==> flow/design.v <==
`timescale 1ns/1ps
module pic_buffer_v2 #(
    parameter DSIZE = 8,
    parameter IMAGE_WIDTH = 256,
    parameter IMAGE_LENGTH= 256,
    parameter BUFFER_SIZE = IMAGE_WIDTH*2+3
) (
	input               clk, 
    input               rst_n,
    input               frame_start,
    input               shift,
	input  [DSIZE-1:0]  sr_in,
    output rng_flag,
    output              sr_pixel_valid,
    output [DSIZE-1:0]  sr_pixel_0, sr_pixel_1, sr_pixel_2,
    output [DSIZE-1:0]  sr_pixel_3, sr_pixel_4, sr_pixel_5,
    output [DSIZE-1:0]  sr_pixel_6, sr_pixel_7, sr_pixel_8 
);
localparam IMAGE_SIZE           = IMAGE_WIDTH*IMAGE_LENGTH;
localparam ISIZE                = $clog2(IMAGE_SIZE+1);
localparam STARTING_OFFSET      = IMAGE_WIDTH+1;
localparam BUFFER_TOP_OFFSET    = IMAGE_WIDTH+2-1;
localparam BUFFER_BOT_OFFSET    = IMAGE_SIZE-IMAGE_WIDTH-1;
localparam WSIZE                = $clog2(IMAGE_WIDTH+1);
localparam CSIZE                = $clog2(STARTING_OFFSET);
localparam TOP_LIMIT = 2*IMAGE_WIDTH-1;
localparam BOT_LIMIT = IMAGE_SIZE-IMAGE_WIDTH-1;
reg [DSIZE-1:0] sr [BUFFER_SIZE-1:0];
reg 			sr_valid;
reg [ISIZE-1:0] image_counter;
reg [WSIZE-1:0] column_counter;
reg [CSIZE-1:0] offset_counter;
wire bottom_shift;
wire init_tag,t_tag,rm_tag,b_tag,r_tag,cm_tag,l_tag;
reg activate_rng;
assign rng_flag = activate_rng;
always @(posedge clk, negedge rst_n) begin
    if (!rst_n) begin
        activate_rng    <= 1'b0;
    end else begin
        if (offset_counter == IMAGE_WIDTH || offset_counter == IMAGE_WIDTH + 1) begin
            activate_rng <= 1'b1;
        end else if (!shift) begin
            activate_rng <= 1'b0;
        end
    end
end
always @(posedge clk, negedge rst_n) begin
    if (!rst_n) begin
        image_counter   <=  'd0;
        column_counter  <=  'd0;
        offset_counter <='d0;
        sr_valid        <= 1'b0;
    end else if (frame_start) begin
        image_counter       <=  'd0;
        offset_counter      <=  'd0;
        column_counter      <=  'd0;
        sr_valid            <= 1'b0;
    end else if ((shift) && (offset_counter <  STARTING_OFFSET)) begin
        sr_valid            <= 1'b0;
        image_counter       <=  'd0;
        column_counter      <=  'd0;
        if (offset_counter == STARTING_OFFSET-1) begin
            offset_counter  <= STARTING_OFFSET;
        end else begin
            offset_counter  <= offset_counter + 'd1;
        end
    end else if (((shift || bottom_shift) && init_tag) && (image_counter != IMAGE_SIZE)) begin
        sr_valid <= 1'b1;
        image_counter <= image_counter + 1;
        if ( column_counter == IMAGE_WIDTH) begin
            column_counter <= 'd1;
        end else begin
            column_counter <= column_counter+ 1;
        end
    end else if ((image_counter == IMAGE_SIZE)) begin
        sr_valid <= 1'b0;
        image_counter <=  'd0;
    end
end
integer n;
always @ (posedge clk)begin
    for (n = BUFFER_SIZE-1; n>0; n = n-1) begin
        sr[n] <= sr[n-1];
    end
    if (shift == 1'b1) begin
        sr[0] <= sr_in;
    end else begin
        sr[0] <= 'd0;
    end
end
assign sr_pixel_valid = sr_valid;
assign bottom_shift = sr_valid && image_counter >= IMAGE_SIZE - IMAGE_WIDTH - 1 && image_counter  <= IMAGE_SIZE;
assign init_tag = offset_counter == STARTING_OFFSET;
assign l_tag    = sr_valid && column_counter == 'd1;
assign r_tag    = sr_valid && column_counter == IMAGE_WIDTH;
assign t_tag    = sr_valid && image_counter  <= 0+IMAGE_WIDTH;
assign b_tag    = sr_valid && image_counter  >= IMAGE_SIZE - IMAGE_WIDTH + 1 && image_counter  <= IMAGE_SIZE;
assign cm_tag   = sr_valid && !(r_tag || l_tag);
assign rm_tag   = sr_valid && !(t_tag || b_tag);
assign sr_pixel_0 = 
(t_tag)?(   
        (r_tag)?    (sr[IMAGE_WIDTH * 1 + 2]):
        (cm_tag)?   (sr[IMAGE_WIDTH * 1 + 2]):
                    (sr[IMAGE_WIDTH * 1 + 1]) 
):(
(rm_tag)?(
        (r_tag)?    (sr[IMAGE_WIDTH * 2 + 2]):
        (cm_tag)?   (sr[IMAGE_WIDTH * 2 + 2]):
                    (sr[IMAGE_WIDTH * 2 + 1]) 
):(
(b_tag)?(
        (r_tag)?    (sr[IMAGE_WIDTH * 2 + 2]):
        (cm_tag)?   (sr[IMAGE_WIDTH * 2 + 2]):
                    (sr[IMAGE_WIDTH * 2 + 1]) 
):('d0)
));
assign sr_pixel_1 = 
(t_tag)?(   
        (r_tag)?    (sr[IMAGE_WIDTH * 1 + 1]):
        (cm_tag)?   (sr[IMAGE_WIDTH * 1 + 1]):
                    (sr[IMAGE_WIDTH * 1 + 1]) 
):(
(rm_tag)?(
        (r_tag)?    (sr[IMAGE_WIDTH * 2 + 1]):
        (cm_tag)?   (sr[IMAGE_WIDTH * 2 + 1]):
                    (sr[IMAGE_WIDTH * 2 + 1]) 
):(
(b_tag)?(
        (r_tag)?    (sr[IMAGE_WIDTH * 2 + 1]):
        (cm_tag)?   (sr[IMAGE_WIDTH * 2 + 1]):
                    (sr[IMAGE_WIDTH * 2 + 1]) 
):('d0)
));
assign sr_pixel_2 = 
(t_tag)?(   
        (r_tag)?    (sr[IMAGE_WIDTH * 1 + 1]):
        (cm_tag)?   (sr[IMAGE_WIDTH * 1 + 0]):
                    (sr[IMAGE_WIDTH * 1 + 0]) 
):(
(rm_tag)?(
        (r_tag)?    (sr[IMAGE_WIDTH * 2 + 1]):
        (cm_tag)?   (sr[IMAGE_WIDTH * 2 + 0]):
                    (sr[IMAGE_WIDTH * 2 + 0]) 
):(
(b_tag)?(
        (r_tag)?    (sr[IMAGE_WIDTH * 2 + 1]):
        (cm_tag)?   (sr[IMAGE_WIDTH * 2 + 0]):
                    (sr[IMAGE_WIDTH * 2 + 0]) 
):('d0)
));
assign sr_pixel_3 = 
(t_tag)?(   
        (r_tag)?    (sr[IMAGE_WIDTH * 1 + 2]):
        (cm_tag)?   (sr[IMAGE_WIDTH * 1 + 2]):
                    (sr[IMAGE_WIDTH * 1 + 1]) 
):(
(rm_tag)?(
        (r_tag)?    (sr[IMAGE_WIDTH * 1 + 2]):
        (cm_tag)?   (sr[IMAGE_WIDTH * 1 + 2]):
                    (sr[IMAGE_WIDTH * 1 + 1]) 
):(
(b_tag)?(
        (r_tag)?    (sr[IMAGE_WIDTH * 1 + 2]):
        (cm_tag)?   (sr[IMAGE_WIDTH * 1 + 2]):
                    (sr[IMAGE_WIDTH * 1 + 1]) 
):('d0)
));
assign sr_pixel_4 = sr[IMAGE_WIDTH * 1 + 1]; 
assign sr_pixel_5 = 
(t_tag)?(   
        (r_tag)?    (sr[IMAGE_WIDTH * 1 + 1]):
        (cm_tag)?   (sr[IMAGE_WIDTH * 1 + 0]):
                    (sr[IMAGE_WIDTH * 1 + 0]) 
):(
(rm_tag)?(
        (r_tag)?    (sr[IMAGE_WIDTH * 1 + 1]):
        (cm_tag)?   (sr[IMAGE_WIDTH * 1 + 0]):
                    (sr[IMAGE_WIDTH * 1 + 0]) 
):(
(b_tag)?(
        (r_tag)?    (sr[IMAGE_WIDTH * 1 + 1]):
        (cm_tag)?   (sr[IMAGE_WIDTH * 1 + 0]):
                    (sr[IMAGE_WIDTH * 1 + 0]) 
):('d0)
));
assign sr_pixel_6 = 
(t_tag)?(   
        (r_tag)?    (sr[IMAGE_WIDTH * 0 + 2]):
        (cm_tag)?   (sr[IMAGE_WIDTH * 0 + 2]):
                    (sr[IMAGE_WIDTH * 0 + 1]) 
):(
(rm_tag)?(
        (r_tag)?    (sr[IMAGE_WIDTH * 0 + 2]):
        (cm_tag)?   (sr[IMAGE_WIDTH * 0 + 2]):
                    (sr[IMAGE_WIDTH * 0 + 1]) 
):(
(b_tag)?(
        (r_tag)?    (sr[IMAGE_WIDTH * 1 + 2]):
        (cm_tag)?   (sr[IMAGE_WIDTH * 1 + 2]):
                    (sr[IMAGE_WIDTH * 1 + 1]) 
):('d0)
));
assign sr_pixel_7 = 
(t_tag)?(   
        (r_tag)?    (sr[IMAGE_WIDTH * 0 + 1]):
        (cm_tag)?   (sr[IMAGE_WIDTH * 0 + 1]):
                    (sr[IMAGE_WIDTH * 0 + 1]) 
):(
(rm_tag)?(
        (r_tag)?    (sr[IMAGE_WIDTH * 0 + 1]):
        (cm_tag)?   (sr[IMAGE_WIDTH * 0 + 1]):
                    (sr[IMAGE_WIDTH * 0 + 1]) 
):(
(b_tag)?(
        (r_tag)?    (sr[IMAGE_WIDTH * 1 + 1]):
        (cm_tag)?   (sr[IMAGE_WIDTH * 1 + 1]):
                    (sr[IMAGE_WIDTH * 1 + 1]) 
):('d0)
));
assign sr_pixel_8 = 
(t_tag)?(   
        (r_tag)?    (sr[IMAGE_WIDTH * 0 + 1]):
        (cm_tag)?   (sr[IMAGE_WIDTH * 0 + 0]):
                    (sr[IMAGE_WIDTH * 0 + 0]) 
):(
(rm_tag)?(
        (r_tag)?    (sr[IMAGE_WIDTH * 0 + 1]):
        (cm_tag)?   (sr[IMAGE_WIDTH * 0 + 0]):
                    (sr[IMAGE_WIDTH * 0 + 0]) 
):(
(b_tag)?(
        (r_tag)?    (sr[IMAGE_WIDTH * 1 + 1]):
        (cm_tag)?   (sr[IMAGE_WIDTH * 1 + 0]):
                    (sr[IMAGE_WIDTH * 1 + 0]) 
):('d0)
 ));
endmodule
[From RTL to reports: pic_buffer_v2]
What the tools print for pic_buffer_v2, step after step.
Line numbers count from 1 in the design file above.
Cell names lack the library's common part.
The mark -- stands for no value.
Set-up
  top module: pic_buffer_v2
  clock port: clk
  standard-cell library: sky130hd
  timing corner: tt_025C_1v80

[After elaboration]
Counts by Yosys on the flattened word-level netlist (proc, flatten, opt, wreduce). Print and check cells are left out. Cells with the same type and inputs are merged into one.
Storage and ports
  input bits: 12
  register bits: 4157
Operators by class
  magnitude comparators: 5
  mux-type cells: 48
  add/sub/neg operators: 3
  reductions and logical operators: 21
  equal/unequal tests: 7
Operators with widths (count)
  two-way mux 8 bit: 31
  two-way mux 17 bit: 4
  two-way mux 9 bit: 7
  greater-or-equal comparator 17 x 16 -> 1 bit (second input constant): 2
  == test 9 bit (second input constant): 3
  adder 9 x 1 -> 9 bit (second input constant): 2
  adder 17 x 1 -> 17 bit (second input constant): 1
  less-or-equal comparator 17 bit (second input constant): 1
  == test 17 bit (second input constant): 1
  inequality test 17 bit (second input constant): 1
  less-or-equal comparator 17 x 9 -> 1 bit (second input constant): 1
  logical AND 1 bit: 12
  == test 9 x 1 -> 1 bit (second input constant): 1
  < comparator 9 bit (second input constant): 1
  two-way mux 1 bit: 6
  logical OR 1 bit: 4
  nonzero test 4 bit: 1
  nonzero test 3 bit: 1
  logical NOT 1 bit: 2
  inequality test 2 x 1 -> 1 bit (second input constant): 1
  nonzero test 2 bit: 1

[Longest topological paths]
Yosys ltp: most cells in a row. Word level: on the elaborated netlist, between registers, memories and ports. Mapped: between sequential cells and ports; inverters and the memories' decode and read muxes count.
Logic depth
  word-level depth: 10
  ABC_AREA: 0
  gate-level depth with buffers: 9

[After synthesis]
The flow's flattened synthesis, as Yosys stat reports it; memories are mapped. The netlist is that of the ABC_AREA named above (0 if unset); the other value can give another one.
The area totals of this step are shown rounded.
Cells by type
  dfxtp_1: count 4120, area in all 8.25E+04 µm²
  dfrtp_1: count 37, area in all 925.888 µm²
  mux2i_1: count 33, area in all 330.317 µm²
  mux2_2: count 24, area in all 270.259 µm²
  nand2_1: count 59, area in all 221.462 µm²
  nor2_1: count 56, area in all 210.202 µm²
  o21ai_0: count 36, area in all 180.173 µm²
  xnor2_1: count 16, area in all 140.134 µm²
  nand3_1: count 25, area in all 125.12 µm²
  nor4_2: count 10, area in all 125.12 µm²
  ha_1: count 9, area in all 112.608 µm²
  nand2b_1: count 14, area in all 87.584 µm²
  inv_1: count 20, area in all 75.072 µm²
  o31ai_1: count 10, area in all 75.072 µm²
  and3_1: count 10, area in all 62.56 µm²
  clkbuf_1: count 16, area in all 60.058 µm²
  and2_1: count 9, area in all 56.304 µm²
  o21ai_1: count 11, area in all 55.053 µm²
Not listed: further types 32, cells in them 84.
Synthesis totals
  flip-flop cells: 4157
  area of sequential cells: 83400 µm²
  buffer cells: 29
  cells in the netlist: 4599
  mapped area: 86200 µm²

[Worst setup path after synthesis]
OpenSTA on the mapped netlist: ideal clock, no wires. The path of least setup slack (recovery checks aside). Input and output delay are each 20% of the period. Register names are those of the netlist, which keeps one name where synthesis merged equal registers.
Timing post-synthesis
  path kind: reg2out
  start point: register column_counter[4]
  end point: output port sr_pixel_2[0]
  arrival time: 2.109 ns
  external output delay: 0.920 ns
  buffers on the path: 2
  setup slack: 1.571 ns
  clock period: 4.6 ns
  stages on the path: 9
  path delay: 2.109 ns
  period reached after synthesis: 3.029 ns
"path delay" = arrival - input delay + setup time.
A path that ends at an output port has no setup time.
"stages on the path": output pins that drive a net of the path, with the launching flip-flop's if there is one; two outputs of one cell count as two.
"period reached after synthesis" = period - worst setup slack (recovery checks aside). The figure is calculated, with input and output delays left at 20% of the set period.
The rows between start and end are the longest chain of elaborated cells between them; the timing report does not say that the signal goes this way. Where chains are equally long, one stands for them.
A line is the first line of the expression or statement that the cell stems from. Yosys adds cells for indexed reads and writes and turns some case tables into memories.
A register here has more assigning lines than the two given.
On the way, post-synthesis
  cells stage by stage: dfrtp_1 or4_1 nor3_2 and3_1 buf_4 buf_4 mux2_2 nand2_1 o21ai_0
  cells in the longest elaborated chain: 6
  elaborated cells on any way between the ends: 7
RTL lines, path post-synthesis
  start: declaration: RTL line 31  | reg [WSIZE-1:0] column_counter;
  start: assignment: RTL line 51  | column_counter  <=  'd0;
  start: assignment: RTL line 74  | column_counter <= column_counter+ 1;
  == test 9 bit: RTL line 96  | assign r_tag    = sr_valid && column_counter == IMAGE_WIDTH;
  logical AND 1 bit: RTL line 96
  two-way mux 8 bit: RTL line 147  | (r_tag)?    (sr[IMAGE_WIDTH * 2 + 1]):
  two-way mux 8 bit: RTL line 146  | (b_tag)?(
  two-way mux 8 bit: RTL line 141  | (rm_tag)?(
  two-way mux 8 bit: RTL line 136  | (t_tag)?(
  end: declaration: RTL line 15  | output [DSIZE-1:0]  sr_pixel_0, sr_pixel_1, sr_pixel_2,

[Path in the finished layout]
From the final timing report of run A: the path of least setup slack in the routed layout; clock arrival at registers is part of the times.
Timing after layout
  path kind: reg2out
  start point: register column_counter[3]
  end point: output port sr_pixel_2[3]
  buffers on the path: 1
  clock period: 4.47 ns
  setup slack: 0.06 ns
  arrival time: 3.51 ns
  stages on the path: 8
  external output delay: 0.89 ns
The rows between start and end are the longest chain of elaborated cells between them; the timing report does not say that the signal goes this way. Where chains are equally long, one stands for them.
A register here has more assigning lines than the two given.
On the way, after layout
  cells stage by stage: dfrtp_1 or4_4 nor3_4 and3_4 nand2_8 mux2i_2 o21ai_2 buf_12
  cells in the longest elaborated chain: 6
  elaborated cells on any way between the ends: 7
RTL lines, path after layout
  start: declaration: RTL line 31  | reg [WSIZE-1:0] column_counter;
  start: assignment: RTL line 51  | column_counter  <=  'd0;
  start: assignment: RTL line 74  | column_counter <= column_counter+ 1;
  == test 9 bit: RTL line 96  | assign r_tag    = sr_valid && column_counter == IMAGE_WIDTH;
  logical AND 1 bit: RTL line 96
  two-way mux 8 bit: RTL line 147  | (r_tag)?    (sr[IMAGE_WIDTH * 2 + 1]):
  two-way mux 8 bit: RTL line 146  | (b_tag)?(
  two-way mux 8 bit: RTL line 141  | (rm_tag)?(
  two-way mux 8 bit: RTL line 136  | (t_tag)?(
  end: declaration: RTL line 15  | output [DSIZE-1:0]  sr_pixel_0, sr_pixel_1, sr_pixel_2,

Ticket comment

Design pic_buffer_v2 on sky130hd. What follows are 3 stored runs of the flow, each under its own settings; their order means nothing. The constraints put input and output delay at 20% of the set period each and load the outputs with 0.01 pF.
"achieved clock period" is the run's clock period less its worst setup slack. It is reckoned from that one timing run; input and output delays stay at 20% of the period that was set.
"worst setup path time" = time allowed to the worst setup path (clock period - input delay - output delay, where it has them) - its slack; a late launch clock adds to it, a late capture clock takes from it.
"power" is the tool's figure for a default switching activity; nothing was simulated.
The results are shown rounded.

Run A
==> flow/run.sh <==
#!/bin/bash
# the make line also repeats the synthesis and layout settings of config.mk as NAME=value (left out here)
make -C /OpenROAD-flow-scripts/flow DESIGN_CONFIG=/design/flow/config.mk WORK_HOME=/design/flow/orfs CLKGATE_MAP_FILE= finish
==> flow/config.mk <==
export PLATFORM = sky130hd
export DESIGN_NAME = pic_buffer_v2
export DESIGN_NICKNAME = pic_buffer_v2
export VERILOG_FILES = /design/flow/design.v
export SDC_FILE = /design/flow/constraint.sdc
export NUM_CORES = 4
export LEC_CHECK = 0
export CAP_MARGIN = 20
export CORE_MARGIN = 2
export CORE_UTILIZATION = 43
export PLACE_DENSITY = 0.6
export SLEW_MARGIN = 20
export SYNTH_MEMORY_MAX_BITS = 16384
==> flow/constraint.sdc <==
create_clock -name core_clock -period 4.47 [get_ports {clk}]
set_input_delay 0.8940 -clock core_clock [delete_from_list [all_inputs] [get_ports {clk}]]
set_output_delay 0.8940 -clock core_clock [all_outputs]
set_load 0.01 [all_outputs]

==> results of run A <==
chip area after synthesis (Yosys): 86200 µm²
die area: 204000 µm²
standard-cell area of the final layout: 104000 µm²
utilization: 52.0%
worst setup slack after layout: 0.063 ns
total negative slack: 0.000 ns
worst hold slack: 0.252 ns
power: 69200 µW
achieved clock period: 4.407 ns
worst setup path time: 3.51 ns
worst setup path kind: reg2out

Run B
==> flow/run.sh <==
#!/bin/bash
# the make line also repeats the synthesis and layout settings of config.mk as NAME=value (left out here)
make -C /OpenROAD-flow-scripts/flow DESIGN_CONFIG=/design/flow/config.mk WORK_HOME=/design/flow/orfs CLKGATE_MAP_FILE= finish
==> flow/config.mk <==
export PLATFORM = sky130hd
export DESIGN_NAME = pic_buffer_v2
export DESIGN_NICKNAME = pic_buffer_v2
export VERILOG_FILES = /design/flow/design.v
export SDC_FILE = /design/flow/constraint.sdc
export NUM_CORES = 4
export LEC_CHECK = 0
export ABC_AREA = 1
export CAP_MARGIN = 5
export CELL_PAD_IN_SITES_DETAIL_PLACEMENT = 2
export CORE_ASPECT_RATIO = 1.42
export CORE_MARGIN = 2
export CORE_UTILIZATION = 50
export CTS_CLUSTER_DIAMETER = 203
export HOLD_SLACK_MARGIN = -0.04
export MIN_ROUTING_LAYER = met2
export PLACE_DENSITY = 0.6
export SLEW_MARGIN = 40
export SYNTH_MEMORY_MAX_BITS = 16384
==> flow/constraint.sdc <==
create_clock -name core_clock -period 7.26 [get_ports {clk}]
set_input_delay 1.4520 -clock core_clock [delete_from_list [all_inputs] [get_ports {clk}]]
set_output_delay 1.4520 -clock core_clock [all_outputs]
set_load 0.01 [all_outputs]

==> results of run B <==
did not finish, placement stopped with DPL-0033

Run C
==> flow/run.sh <==
#!/bin/bash
# the make line also repeats the synthesis and layout settings of config.mk as NAME=value (left out here)
make -C /OpenROAD-flow-scripts/flow DESIGN_CONFIG=/design/flow/config.mk WORK_HOME=/design/flow/orfs CLKGATE_MAP_FILE= finish
==> flow/config.mk <==
export PLATFORM = sky130hd
export DESIGN_NAME = pic_buffer_v2
export DESIGN_NICKNAME = pic_buffer_v2
export VERILOG_FILES = /design/flow/design.v
export SDC_FILE = /design/flow/constraint.sdc
export NUM_CORES = 4
export LEC_CHECK = 0
export CAP_MARGIN = 20
export CORE_ASPECT_RATIO = 0.83
export CORE_MARGIN = 2
export CORE_UTILIZATION = 57
export GPL_ROUTABILITY_DRIVEN = 0
export PLACE_DENSITY_LB_ADDON = 0.2
export SETUP_SLACK_MARGIN = 1.01
export SLEW_MARGIN = 20
export SYNTH_MEMORY_MAX_BITS = 16384
export TNS_END_PERCENT = 50
==> flow/constraint.sdc <==
create_clock -name core_clock -period 6.18 [get_ports {clk}]
set_input_delay 1.2360 -clock core_clock [delete_from_list [all_inputs] [get_ports {clk}]]
set_output_delay 1.2360 -clock core_clock [all_outputs]
set_load 0.01 [all_outputs]

==> results of run C <==
chip area after synthesis (Yosys): 86200 µm²
die area: 154000 µm²
standard-cell area of the final layout: 101000 µm²
utilization: 67.6%
worst setup slack after layout: 1.08 ns
total negative slack: 0.000 ns
worst hold slack: 0.277 ns
power: 48600 µW
achieved clock period: 5.097 ns
worst setup path time: 3.86 ns
worst setup path kind: reg2out
